==> flow/design.v <==
module USER_PRJ1 #( parameter pADDR_WIDTH   = 12,
                   parameter pDATA_WIDTH   = 32
                 )
(
  output wire                        awready,
  output wire                        arready,
  output wire                        wready,
  output wire                        rvalid,
  output wire  [(pDATA_WIDTH-1) : 0] rdata,
  input  wire                        awvalid,
  input  wire                [11: 0] awaddr,
  input  wire                        arvalid,
  input  wire                [11: 0] araddr,
  input  wire                        wvalid,
  input  wire  [(pDATA_WIDTH-1) : 0] wdata,
  input  wire                        rready,
  input  wire                        ss_tvalid,
  input  wire  [(pDATA_WIDTH-1) : 0] ss_tdata,
  input  wire                        sm_tready,
  output wire                        ss_tready,
  output wire                        sm_tvalid,
  output wire  [(pDATA_WIDTH-1) : 0] sm_tdata,
  input  wire                        axi_clk,
  input  wire                        axi_reset_n
);
wire [3:0]  tap_WE;
wire        tap_EN;
wire [11:0] tap_A;
wire [31:0] tap_Di, tap_Do;
bram11 tap_ram(
    .clk(axi_clk),
    .we(|tap_WE),
    .re(tap_EN),
    .waddr(tap_A),
    .raddr(tap_A),
    .wdi(tap_Di),
    .rdo(tap_Do)
);
wire [3:0]  data_WE;
wire        data_EN;
wire [11:0] data_A;
wire [31:0] data_Di, data_Do;
bram11 data_ram(
    .clk(axi_clk),
    .we(|data_WE),
    .re(data_EN),
    .waddr(data_A),
    .raddr(data_A),
    .wdi(data_Di),
    .rdo(data_Do)
);
fir inst_fir(
    .awready(awready),
    .wready(wready),
    .awvalid(awvalid),
    .awaddr(awaddr),
    .wvalid(wvalid),
    .wdata(wdata),
    .arready(arready),
    .rready(rready),
    .arvalid(arvalid),
    .araddr(araddr),
    .rvalid(rvalid),
    .rdata(rdata),    
    .ss_tvalid(ss_tvalid), 
    .ss_tdata(ss_tdata), 
    .ss_tlast(1'b0),
    .ss_tready(ss_tready), 
    .sm_tready(sm_tready), 
    .sm_tvalid(sm_tvalid), 
    .sm_tdata(sm_tdata), 
    .tap_WE(tap_WE),
    .tap_EN(tap_EN),
    .tap_Di(tap_Di),
    .tap_A(tap_A),
    .tap_Do(tap_Do),
    .data_WE(data_WE),
    .data_EN(data_EN),
    .data_Di(data_Di),
    .data_A(data_A),
    .data_Do(data_Do),
    .axis_clk(axi_clk),
    .axis_rst_n(axi_reset_n)
);
endmodule  
module fir 
#(  parameter pADDR_WIDTH = 12,
    parameter pDATA_WIDTH = 32,
    parameter Tape_Num    = 10  
)
(
    output  wire                     awready,  
    output  wire                      wready,   
    input   wire                     awvalid,  
    input   wire [(pADDR_WIDTH-1):0] awaddr,   
    input   wire                     wvalid,  
    input   wire [(pDATA_WIDTH-1):0] wdata,   
    output  wire                     arready,  
    input   wire                     rready,  
    input   wire                     arvalid,  
    input   wire [(pADDR_WIDTH-1):0] araddr,  
    output  reg                      rvalid,  
    output  reg  [(pDATA_WIDTH-1):0] rdata,   
    input   wire                     ss_tvalid,  
    input   wire [(pDATA_WIDTH-1):0] ss_tdata,  
    input   wire                     ss_tlast,  
    output  reg                      ss_tready,  
    input   wire                     sm_tready,  
    output  reg                      sm_tvalid,  
    output  reg  [(pDATA_WIDTH-1):0] sm_tdata,  
    output  reg                      sm_tlast,  
    output  reg  [3:0]               tap_WE,
    output  wire                     tap_EN,
    output  reg  [(pDATA_WIDTH-1):0] tap_Di,
    output  wire   [(pADDR_WIDTH-1):0] tap_A,
    input   wire [(pDATA_WIDTH-1):0] tap_Do,
    output  reg  [3:0]               data_WE,
    output  wire                     data_EN,
    output  reg  [(pDATA_WIDTH-1):0] data_Di,
    output  wire [(pADDR_WIDTH-1):0] data_A,
    input   wire [(pDATA_WIDTH-1):0] data_Do,
    input   wire                     axis_clk,
    input   wire                     axis_rst_n
);
localparam S_RESET_RAM = 0;
localparam S_COMPUTE = 1;
localparam S_READY = 2;
localparam S_DONE = 3;
localparam S_FIN = 4;
localparam S_WAIT_START = 5;
reg ap_done_w, ap_done_r;
reg ap_idle_w, ap_idle_r;
reg ap_start_w, ap_start_r;
reg rvalid_w;
reg [(pDATA_WIDTH-1):0] rdata_w;
reg read_axil_wait_w, read_axil_wait_r;
reg tap_A_read, tap_A_write;
reg [(pDATA_WIDTH-1):0] data_len_w,data_len_r;
wire [31:0] addr_map_0_data;
reg [3:0] data_A_byte;
reg [3:0] state_w, state_r;
reg [3:0] data_addr_cnt_w, data_addr_cnt_r;
reg [3:0] data_addr_base_w, data_addr_base_r;
reg [(pDATA_WIDTH-1):0] res_w,res_r;
reg last_one_w, last_one_r;
wire [31:0] mac_result;
assign addr_map_0_data = {{29{1'b0}},ap_idle_r,ap_done_r,ap_start_r};
assign tap_EN = 1'b1;
assign data_EN = 1'b1;
assign tap_A =  tap_A_write ? awaddr-64 : 
                tap_A_read ? araddr-64 : data_addr_cnt_r;
assign wready = awvalid && wvalid;
assign awready = awvalid && wvalid;
assign data_A = data_A_byte;
assign arready = 1;
assign mac_result = $signed(res_r) + $signed($signed(data_Do) * $signed(tap_Do));
always @(*) begin
    state_w = state_r;
    case (state_r)
        S_RESET_RAM:begin
            if(data_addr_cnt_r == Tape_Num)begin
                state_w = S_WAIT_START;
            end
        end
        S_WAIT_START:begin
            if(ap_start_r)begin
                state_w = S_READY;
            end
        end
        S_READY:begin
            if(ss_tvalid)begin
                state_w = S_COMPUTE;
            end
        end
        S_COMPUTE:begin
            if(data_addr_cnt_r == Tape_Num+1)begin
                state_w = S_DONE;
            end
        end
        S_DONE:begin
            if(sm_tready)begin
                if(last_one_r) 
                    state_w = S_FIN;
                else
                    state_w = S_READY;
            end
        end
    endcase
end
always @(*) begin
    data_addr_cnt_w = data_addr_cnt_r;
    data_WE = 4'b0000;
    data_Di = 0;
    data_A_byte = 0;
    ap_done_w = ap_done_r;
    ap_idle_w = ap_idle_r;
    data_addr_base_w = data_addr_base_r;
    last_one_w = last_one_r;
    ss_tready = 0;
    sm_tvalid = 0;
    sm_tdata = 0;
    res_w = res_r;
    case (state_r)
        S_RESET_RAM:begin
            data_WE = 4'b1111;
            data_Di = 0;
            data_A_byte = data_addr_cnt_r;
            if (data_addr_cnt_r == Tape_Num)begin
                data_addr_cnt_w = data_addr_cnt_r;
                ap_idle_w = 0;
            end
            else begin
                data_addr_cnt_w = data_addr_cnt_r + 1;
            end
        end
        S_WAIT_START:begin
            data_addr_cnt_w = 0;
        end
        S_READY:begin
            ss_tready = 1;
            res_w = 0;
            if(ss_tvalid)begin
                data_Di = ss_tdata;
                data_WE = 4'b1111;
                data_A_byte = data_addr_base_r;
            end
        end
        S_COMPUTE:begin
            res_w = (data_addr_cnt_r == 0) ? res_r : mac_result;
            data_A_byte = (data_addr_base_r + data_addr_cnt_r > Tape_Num) ? 
                        data_addr_base_r + data_addr_cnt_r - Tape_Num - 1 : 
                        data_addr_base_r + data_addr_cnt_r;
            if(data_addr_cnt_r == Tape_Num+1)begin
                data_addr_cnt_w = 0;
                if(data_addr_base_r == 0)begin
                    data_addr_base_w = Tape_Num;
                end
                else begin
                    data_addr_base_w = data_addr_base_r - 1;
                end
                if(ss_tlast)begin
                    ap_done_w = 1;
                    ap_idle_w = 1;
                end
            end
            else begin
                data_addr_cnt_w = data_addr_cnt_r + 1;
            end
        end
        S_DONE:begin
            sm_tvalid = 1;
            sm_tdata = res_r;
            if(sm_tready)begin
                res_w = 0;
                last_one_w = ss_tlast;
            end
        end
        S_FIN:begin
        end
    endcase
end
always @(*) begin
    tap_A_write = 0;
    tap_Di = 0;
    tap_WE = 0;
    ap_start_w = 0;
    data_len_w = data_len_r;
    if(awvalid && wvalid)begin
        if(awaddr >= 64)begin
            tap_A_write = 1;
            tap_Di = wdata;
            tap_WE = 4'b1111;
        end
        else begin
            if (awaddr == 0)begin
                ap_start_w = 1;
            end
            else begin  
                data_len_w = wdata;
            end
        end
    end
end
always @(*) begin
    rvalid_w = 0;
    rdata_w = 0;
    read_axil_wait_w = 0;
    tap_A_read = 0;
    if(arvalid)begin
        if(araddr == 0)begin
            rdata_w = addr_map_0_data;
            rvalid_w = 1;
        end
        else begin
            if(read_axil_wait_r == 0) begin
                read_axil_wait_w = 1;
                tap_A_read = 1;
            end
            else begin
                rdata_w = tap_Do;
                rvalid_w = 1;
            end
        end
    end
end
always @(posedge axis_clk or negedge axis_rst_n) begin
    if(!axis_rst_n) begin
        ap_done_r <= 1'b0;
        ap_idle_r <= 1'b1;  
        ap_start_r <= 1'b0;
        rdata <= 0;
        rvalid <= 0;
        read_axil_wait_r <= 0;
        data_len_r <= 0;
        data_addr_cnt_r <= 0;
        state_r <= S_RESET_RAM;
        data_addr_base_r <= Tape_Num;
        res_r <= 0;
        last_one_r <= 0;
    end 
    else begin
        ap_done_r <= ap_done_w;
        ap_idle_r <= ap_idle_w;
        ap_start_r <= ap_start_w;
        rdata <= rdata_w;
        rvalid <= rvalid_w;
        read_axil_wait_r <= read_axil_wait_w;
        data_len_r <= data_len_w;
        data_addr_cnt_r <= data_addr_cnt_w;
        state_r <= state_w;
        data_addr_base_r <= data_addr_base_w;
        res_r <= res_w;
        last_one_r <= last_one_w;
    end
end
endmodule
module bram11 (clk, we, re, waddr, raddr, wdi, rdo);
    parameter ADDR_WIDTH = 12;
    parameter SIZE = 11;
    parameter BIT_WIDTH = 32;
    input                          clk;
    input                          we, re;
    input [ADDR_WIDTH-1:0]         waddr, raddr;
    input [BIT_WIDTH-1:0]          wdi;
    output reg [BIT_WIDTH-1:0]     rdo;
    reg [BIT_WIDTH-1:0] RAM [SIZE-1:0];
    wire [BIT_WIDTH-1:0] ram0 = RAM[0];
    wire [BIT_WIDTH-1:0] ram1 = RAM[1];
    wire [BIT_WIDTH-1:0] ram2 = RAM[2];
    wire [BIT_WIDTH-1:0] ram3 = RAM[3];
    wire [BIT_WIDTH-1:0] ram4 = RAM[4];
    wire [BIT_WIDTH-1:0] ram5 = RAM[5];
    wire [BIT_WIDTH-1:0] ram6 = RAM[6];
    wire [BIT_WIDTH-1:0] ram7 = RAM[7];
    wire [BIT_WIDTH-1:0] ram8 = RAM[8];
    wire [BIT_WIDTH-1:0] ram9 = RAM[9];
    wire [BIT_WIDTH-1:0] ram10 = RAM[10];
    always @(posedge clk)begin
        if(re) rdo <= RAM[raddr];
    end
    always @(posedge clk)begin
        if(we) RAM[waddr] <= wdi;
    end
endmodule
* Tool chain data of USER_PRJ1
What the tools print for USER_PRJ1, step after step.
Line numbers count from 1 in the design file above.
Library cell names are shortened.
Not given: --
- Top :: USER_PRJ1
- Clock port :: axi_clk
- Standard-cell library :: sky130hd
- Timing corner :: tt_025C_1v80

* After elaboration
Yosys after proc, flatten, opt, wreduce and memory -nomap, before mapping. Memory bits, and registers merged into a memory's read port (data or address), are not among the register bits. Print and check cells are not counted. Equal cells are merged and count once.
Memory sizes are those after Yosys's memory passes, which may raise the word count (mostly to a power of two), join words into wider ones and drop unused or constant bits.
- $add $sub $neg :: 8
- Multiply operators :: 1
- $lt $le $gt $ge :: 2
- Equality and inequality tests :: 13
- Multiplexer cells :: 49
- Reduce/logical cells :: 16
** Operator list (number)
- 32-bit by 32-bit multiplier with 32-bit output :: 1
- 32-bit 2-to-1 mux :: 12
- 32-bit case mux with 3-bit select :: 1
- 4-bit 2-to-1 mux :: 17
- 32-bit adder :: 1
- 12-bit zero test :: 2
- 4-bit case mux with 3-bit select :: 2
- 4-bit case mux with 5-bit select :: 1
- 4-bit by 1-bit subtractor with 4-bit output with constant B :: 4
- 1-bit 2-to-1 mux :: 15
- 12-bit by 7-bit greater-or-equal comparator with 1-bit output with constant B :: 1
- 4-bit zero test :: 3
- 2-bit != test with constant B :: 4
- 4-bit by 2-bit equality test with 1-bit output with constant B :: 2
- 4-bit equality test with constant B :: 2
- 4-bit OR reduction :: 2
- 4-bit case mux with 2-bit select :: 1
- 2-bit by 1-bit != test with 1-bit output with constant B :: 3
- 2-bit AND reduction :: 3
- 3-bit nonzero test :: 2
- 6-bit AND reduction :: 1
- 4-bit by 4-bit adder with 5-bit output :: 1
- 5-bit by 4-bit greater-than comparator with 1-bit output with constant B :: 1
- 5-bit nonzero test :: 1
- 4-bit by 1-bit adder with 4-bit output with constant B :: 1
- 4-bit by 1-bit equality test with 1-bit output with constant B :: 1
- 4-bit by 3-bit equality test with 1-bit output with constant B :: 1
- 4-bit subtractor with constant B :: 1
Not listed: further kinds 2, cells in them 2.
- Flip-flop bits (word level) :: 80
- Memory bits (writable) :: 704
- Clocked read ports x word width :: 64
- Memory cells :: 2
- Input port bits :: 96
- Output and inout bits :: 70
- Elaborated cells :: 100
** Memory list
- data_ram.RAM :: words 11, bits a word 32, rd ports 1, wr ports 1, line 346 : reg [BIT_WIDTH-1:0] RAM [SIZE-1:0];
- tap_ram.RAM :: words 11, bits a word 32, rd ports 1, wr ports 1, line 346

* Logic depth
Longest topological path by Yosys (ltp), each cell counted once; first at word level (registers and memories cut), then after technology mapping (sequential cells cut; the memories' decode and read muxes count).
- Depth in word-level cells :: 6
- ABC_AREA :: 1
- Depth in mapped cells :: 35
- Depth with buffers taken out :: 33

* Mapped cells and area
The flow's flattened synthesis, as Yosys stat reports it; memories are mapped. The netlist is that of the ABC_AREA named above (0 if unset); the other value can give another one.
** Cell types (number)
- edfxtp_1 :: 704
- fa_1 :: 439
- nand2_1 :: 1902
- inv_1 :: 1055
- nand3_1 :: 476
- ha_1 :: 161
- dfrtp_1 :: 77
- dfxtp_1 :: 64
- clkbuf_1 :: 155
- nor2_1 :: 149
- buf_2 :: 77
- a21oi_1 :: 59
- o21ai_0 :: 57
- nand4_1 :: 45
- xor2_1 :: 16
- buf_4 :: 14
- dfstp_2 :: 4
- xnor2_1 :: 9
Other cell types: 33; their cells: 111.
- Standard cells after synthesis :: 5574
- Chip area (Yosys) :: 52197.6 um^2
- Mapped flip-flops :: 849
- Buffer cells :: 270

* Timing after synthesis
Path of least setup slack by OpenSTA after synthesis, without wires, with an ideal clock, recovery checks aside; 20% of the period is set as input and as output delay. Where synthesis merged equal registers, the netlist keeps one of their names.
- Path type :: reg2reg
- Start :: register data_ram.rdo[12]
- End :: register inst_fir.res_r[30]
- Period :: 9000 ps
- Library setup time :: 129 ps
- Time at the first pin :: 0 ps
- Arrival time :: 6395 ps
- Setup slack :: 2476 ps
- Path delay :: 6524 ps
- Stages :: 28
- Buffers on the path :: 2
- Synthesis period reached :: 6524 ps
"path delay" = arrival - input delay + setup time.
"stages": output pins that drive a net of the path, with the launching flip-flop's if there is one; two outputs of one cell count as two.
"synthesis period reached" is the clock period less the worst setup slack; recovery checks do not enter. This is arithmetic on one report: input and output delays are still those of the set period (20% each).
The rows between start and end are the longest chain of elaborated cells between them; the timing report does not say that the signal goes this way. Where chains are equally long, one stands for them.
Each line given opens the expression or statement behind the cell; cells for indexed reads and writes are added by Yosys, which also makes memories of some case tables.
- Path through :: dfxtp_1 clkbuf_1 buf_1 nand2_1 fa_1 inv_1 fa_1 inv_1 fa_1 inv_1 fa_1 inv_1 fa_1 fa_1 inv_1 fa_1 inv_1 fa_1 inv_1 ha_1 inv_1 nor3_1 nor3b_1 nand4_1 nand2_1 a21oi_1 o21ai_0 o21ai_0
- Cells in the longest elaborated chain :: 4
- Elaborated cells on any way between the ends :: 4
- Source lines of those cells :: 3
** RTL lines, path post-synthesis
- from (decl) :: line 345 : output reg [BIT_WIDTH-1:0]     rdo;
- 32-bit by 32-bit multiplier with 32-bit output :: line 156 : assign mac_result = $signed(res_r) + $signed($signed(data_Do) * $signed(tap_Do));
- 32-bit adder :: line 156
- 32-bit 2-to-1 mux :: line 229 : res_w = (data_addr_cnt_r == 0) ? res_r : mac_result;
- 32-bit case mux with 3-bit select :: line 203 : case (state_r)
- to (assign) :: line 318 : res_r <= 0;
- to (assign) :: line 332 : res_r <= res_w;
- to (decl) :: line 144 : reg [(pDATA_WIDTH-1):0] res_w,res_r;

* Worst path after layout
From the final timing report of stored run 1: the path of least setup slack in the routed layout; clock arrival at registers is part of the times.
The path's times are printed in steps of 10 ps; the period is the one set.
- Path type :: reg2reg
- Start :: register tap_ram.rdo[0]
- End :: register inst_fir.res_r[27]
- Period :: 7790 ps
- Library setup time :: 160 ps
- Time at the first pin :: 830 ps
- Arrival time :: 8350 ps
- Setup slack :: 90 ps
- Stages :: 26
- Buffers on the path :: 1
The rows between start and end are the longest chain of elaborated cells between them; the timing report does not say that the signal goes this way. Where chains are equally long, one stands for them.
- Path through :: dfxtp_4 buf_12 nand2_1 inv_1 fa_1 fa_1 inv_1 fa_1 fa_1 inv_1 fa_1 fa_1 fa_1 inv_1 fa_2 inv_1 ha_2 a21oi_1 o21ai_0 a21oi_2 nand3_1 a21o_1 nand2_1 nand2_1 o21ai_0 o21ai_0
- Cells in the longest elaborated chain :: 4
- Elaborated cells on any way between the ends :: 4
- Source lines of those cells :: 3
** RTL lines, path post-layout
- from (decl) :: line 345 : output reg [BIT_WIDTH-1:0]     rdo;
- 32-bit by 32-bit multiplier with 32-bit output :: line 156 : assign mac_result = $signed(res_r) + $signed($signed(data_Do) * $signed(tap_Do));
- 32-bit adder :: line 156
- 32-bit 2-to-1 mux :: line 229 : res_w = (data_addr_cnt_r == 0) ? res_r : mac_result;
- 32-bit case mux with 3-bit select :: line 203 : case (state_r)
- to (assign) :: line 318 : res_r <= 0;
- to (assign) :: line 332 : res_r <= res_w;
- to (decl) :: line 144 : reg [(pDATA_WIDTH-1):0] res_w,res_r;

Memo
Re: implementation data of USER_PRJ1

4 stored runs of USER_PRJ1 in the flow (synthesis by Yosys, layout by OpenROAD, sky130hd cells), in arbitrary order. Constraints: input delay and output delay 20% of the set period each, output load 0.01 pF.
"clock period reached" = clock period - worst setup slack. The figure is calculated, with input and output delays left at 20% of the set period.
By "time of the worst setup path" is meant the share of the clock period that the worst setup path is allowed (20% is reserved at inputs, 20% at outputs), minus its slack. Clock arrival times at its registers enter into it.
"time of the worst setup path" is known to 10 ps.

* Stored run 1
** Files
==> flow/run.sh <==
#!/bin/bash
# the make line also repeats the synthesis and layout settings of config.mk as NAME=value (left out here)
make -C /OpenROAD-flow-scripts/flow DESIGN_CONFIG=/design/flow/config.mk WORK_HOME=/design/flow/orfs CLKGATE_MAP_FILE= finish
==> flow/config.mk <==
export PLATFORM = sky130hd
export DESIGN_NAME = USER_PRJ1
export DESIGN_NICKNAME = USER_PRJ1
export VERILOG_FILES = /design/flow/design.v
export SDC_FILE = /design/flow/constraint.sdc
export NUM_CORES = 4
export LEC_CHECK = 0
export ABC_AREA = 1
export CAP_MARGIN = 20
export CELL_PAD_IN_SITES_DETAIL_PLACEMENT = 2
export CELL_PAD_IN_SITES_GLOBAL_PLACEMENT = 1
export CORE_ASPECT_RATIO = 0.6
export CORE_MARGIN = 2
export CORE_UTILIZATION = 40
export CTS_CLUSTER_DIAMETER = 25
export GPL_ROUTABILITY_DRIVEN = 1
export HOLD_SLACK_MARGIN = 0.26
export MAX_ROUTING_LAYER = met5
export MIN_ROUTING_LAYER = met2
export SLEW_MARGIN = 15
export TNS_END_PERCENT = 90
==> flow/constraint.sdc <==
create_clock -name core_clock -period 7.79 [get_ports {axi_clk}]
set_input_delay 1.5580 -clock core_clock [delete_from_list [all_inputs] [get_ports {axi_clk}]]
set_output_delay 1.5580 -clock core_clock [all_outputs]
set_load 0.01 [all_outputs]
** Results
- Worst hold slack in the final report :: 494 ps
- Clock period reached :: 7,695 ps
- Post-route utilization :: 48.9 %
- Area of the die :: 133,495.0 um^2
- Yosys chip area after synthesis :: 52,197.6 um^2
- Time of the worst setup path :: 7,700 ps
- Worst setup path kind :: reg2reg
- Total negative slack :: 0 ps
- Standard-cell area after routing :: 63,195.6 um^2
- Setup slack of the critical path :: 95 ps

* Stored run 2
** Files
==> flow/run.sh <==
#!/bin/bash
# the make line also repeats the synthesis and layout settings of config.mk as NAME=value (left out here)
make -C /OpenROAD-flow-scripts/flow DESIGN_CONFIG=/design/flow/config.mk WORK_HOME=/design/flow/orfs CLKGATE_MAP_FILE= finish
==> flow/config.mk <==
export PLATFORM = sky130hd
export DESIGN_NAME = USER_PRJ1
export DESIGN_NICKNAME = USER_PRJ1
export VERILOG_FILES = /design/flow/design.v
export SDC_FILE = /design/flow/constraint.sdc
export NUM_CORES = 4
export LEC_CHECK = 0
export CAP_MARGIN = 20
export CELL_PAD_IN_SITES_DETAIL_PLACEMENT = 2
export CELL_PAD_IN_SITES_GLOBAL_PLACEMENT = 3
export CORE_ASPECT_RATIO = 0.81
export CORE_MARGIN = 2
export CORE_UTILIZATION = 40
export GPL_ROUTABILITY_DRIVEN = 1
export HOLD_SLACK_MARGIN = 0.16
export MAX_ROUTING_LAYER = met4
export SLEW_MARGIN = 20
==> flow/constraint.sdc <==
create_clock -name core_clock -period 9.0 [get_ports {axi_clk}]
set_input_delay 1.8000 -clock core_clock [delete_from_list [all_inputs] [get_ports {axi_clk}]]
set_output_delay 1.8000 -clock core_clock [all_outputs]
set_load 0.01 [all_outputs]
** Results
- Worst hold slack in the final report :: 497 ps
- Clock period reached :: 8,397 ps
- Post-route utilization :: 45.8 %
- Area of the die :: 126,882.0 um^2
- Yosys chip area after synthesis :: 49,613.8 um^2
- Time of the worst setup path :: 8,400 ps
- Worst setup path kind :: reg2reg
- Total negative slack :: 0 ps
- Standard-cell area after routing :: 56,506.7 um^2
- Setup slack of the critical path :: 603 ps

* Stored run 3
** Files
==> flow/run.sh <==
#!/bin/bash
# the make line also repeats the synthesis and layout settings of config.mk as NAME=value (left out here)
make -C /OpenROAD-flow-scripts/flow DESIGN_CONFIG=/design/flow/config.mk WORK_HOME=/design/flow/orfs CLKGATE_MAP_FILE= finish
==> flow/config.mk <==
export PLATFORM = sky130hd
export DESIGN_NAME = USER_PRJ1
export DESIGN_NICKNAME = USER_PRJ1
export VERILOG_FILES = /design/flow/design.v
export SDC_FILE = /design/flow/constraint.sdc
export NUM_CORES = 4
export LEC_CHECK = 0
export CAP_MARGIN = 10
export CORE_MARGIN = 10
export CORE_UTILIZATION = 34
export CTS_CLUSTER_DIAMETER = 390
export CTS_CLUSTER_SIZE = 57
export HOLD_SLACK_MARGIN = 0.2
export MAX_ROUTING_LAYER = met5
export PLACE_DENSITY_LB_ADDON = 0.24
export SETUP_SLACK_MARGIN = 1.59
export SLEW_MARGIN = 40
==> flow/constraint.sdc <==
create_clock -name core_clock -period 9.0 [get_ports {axi_clk}]
set_input_delay 1.8000 -clock core_clock [delete_from_list [all_inputs] [get_ports {axi_clk}]]
set_output_delay 1.8000 -clock core_clock [all_outputs]
set_load 0.01 [all_outputs]
** Results
- Worst hold slack in the final report :: 504 ps
- Clock period reached :: 7,374 ps
- Post-route utilization :: 38.1 %
- Area of the die :: 161,604.0 um^2
- Yosys chip area after synthesis :: 49,613.8 um^2
- Time of the worst setup path :: 7,370 ps
- Worst setup path kind :: reg2reg
- Total negative slack :: 0 ps
- Standard-cell area after routing :: 55,326.8 um^2
- Setup slack of the critical path :: 1,626 ps

* Stored run 4
** Files
==> flow/run.sh <==
#!/bin/bash
# the make line also repeats the synthesis and layout settings of config.mk as NAME=value (left out here)
make -C /OpenROAD-flow-scripts/flow DESIGN_CONFIG=/design/flow/config.mk WORK_HOME=/design/flow/orfs CLKGATE_MAP_FILE= finish
==> flow/config.mk <==
export PLATFORM = sky130hd
export DESIGN_NAME = USER_PRJ1
export DESIGN_NICKNAME = USER_PRJ1
export VERILOG_FILES = /design/flow/design.v
export SDC_FILE = /design/flow/constraint.sdc
export NUM_CORES = 4
export LEC_CHECK = 0
export ABC_AREA = 1
export CAP_MARGIN = 15
export CELL_PAD_IN_SITES_GLOBAL_PLACEMENT = 2
export CORE_MARGIN = 2
export CORE_UTILIZATION = 47
export CTS_CLUSTER_SIZE = 89
export MAX_ROUTING_LAYER = met5
export PLACE_DENSITY_LB_ADDON = 0.1
export SETUP_SLACK_MARGIN = 1.46
export SLEW_MARGIN = 20
export TNS_END_PERCENT = 30
==> flow/constraint.sdc <==
create_clock -name core_clock -period 7.02 [get_ports {axi_clk}]
set_input_delay 1.4040 -clock core_clock [delete_from_list [all_inputs] [get_ports {axi_clk}]]
set_output_delay 1.4040 -clock core_clock [all_outputs]
set_load 0.01 [all_outputs]
** Results
- Worst hold slack in the final report :: 457 ps
- Clock period reached :: 6,644 ps
- Post-route utilization :: 55.4 %
- Area of the die :: 113,741.0 um^2
- Yosys chip area after synthesis :: 52,197.6 um^2
- Time of the worst setup path :: 6,640 ps
- Worst setup path kind :: reg2reg
- Total negative slack :: 0 ps
- Standard-cell area after routing :: 61,099.8 um^2
- Setup slack of the critical path :: 376 ps
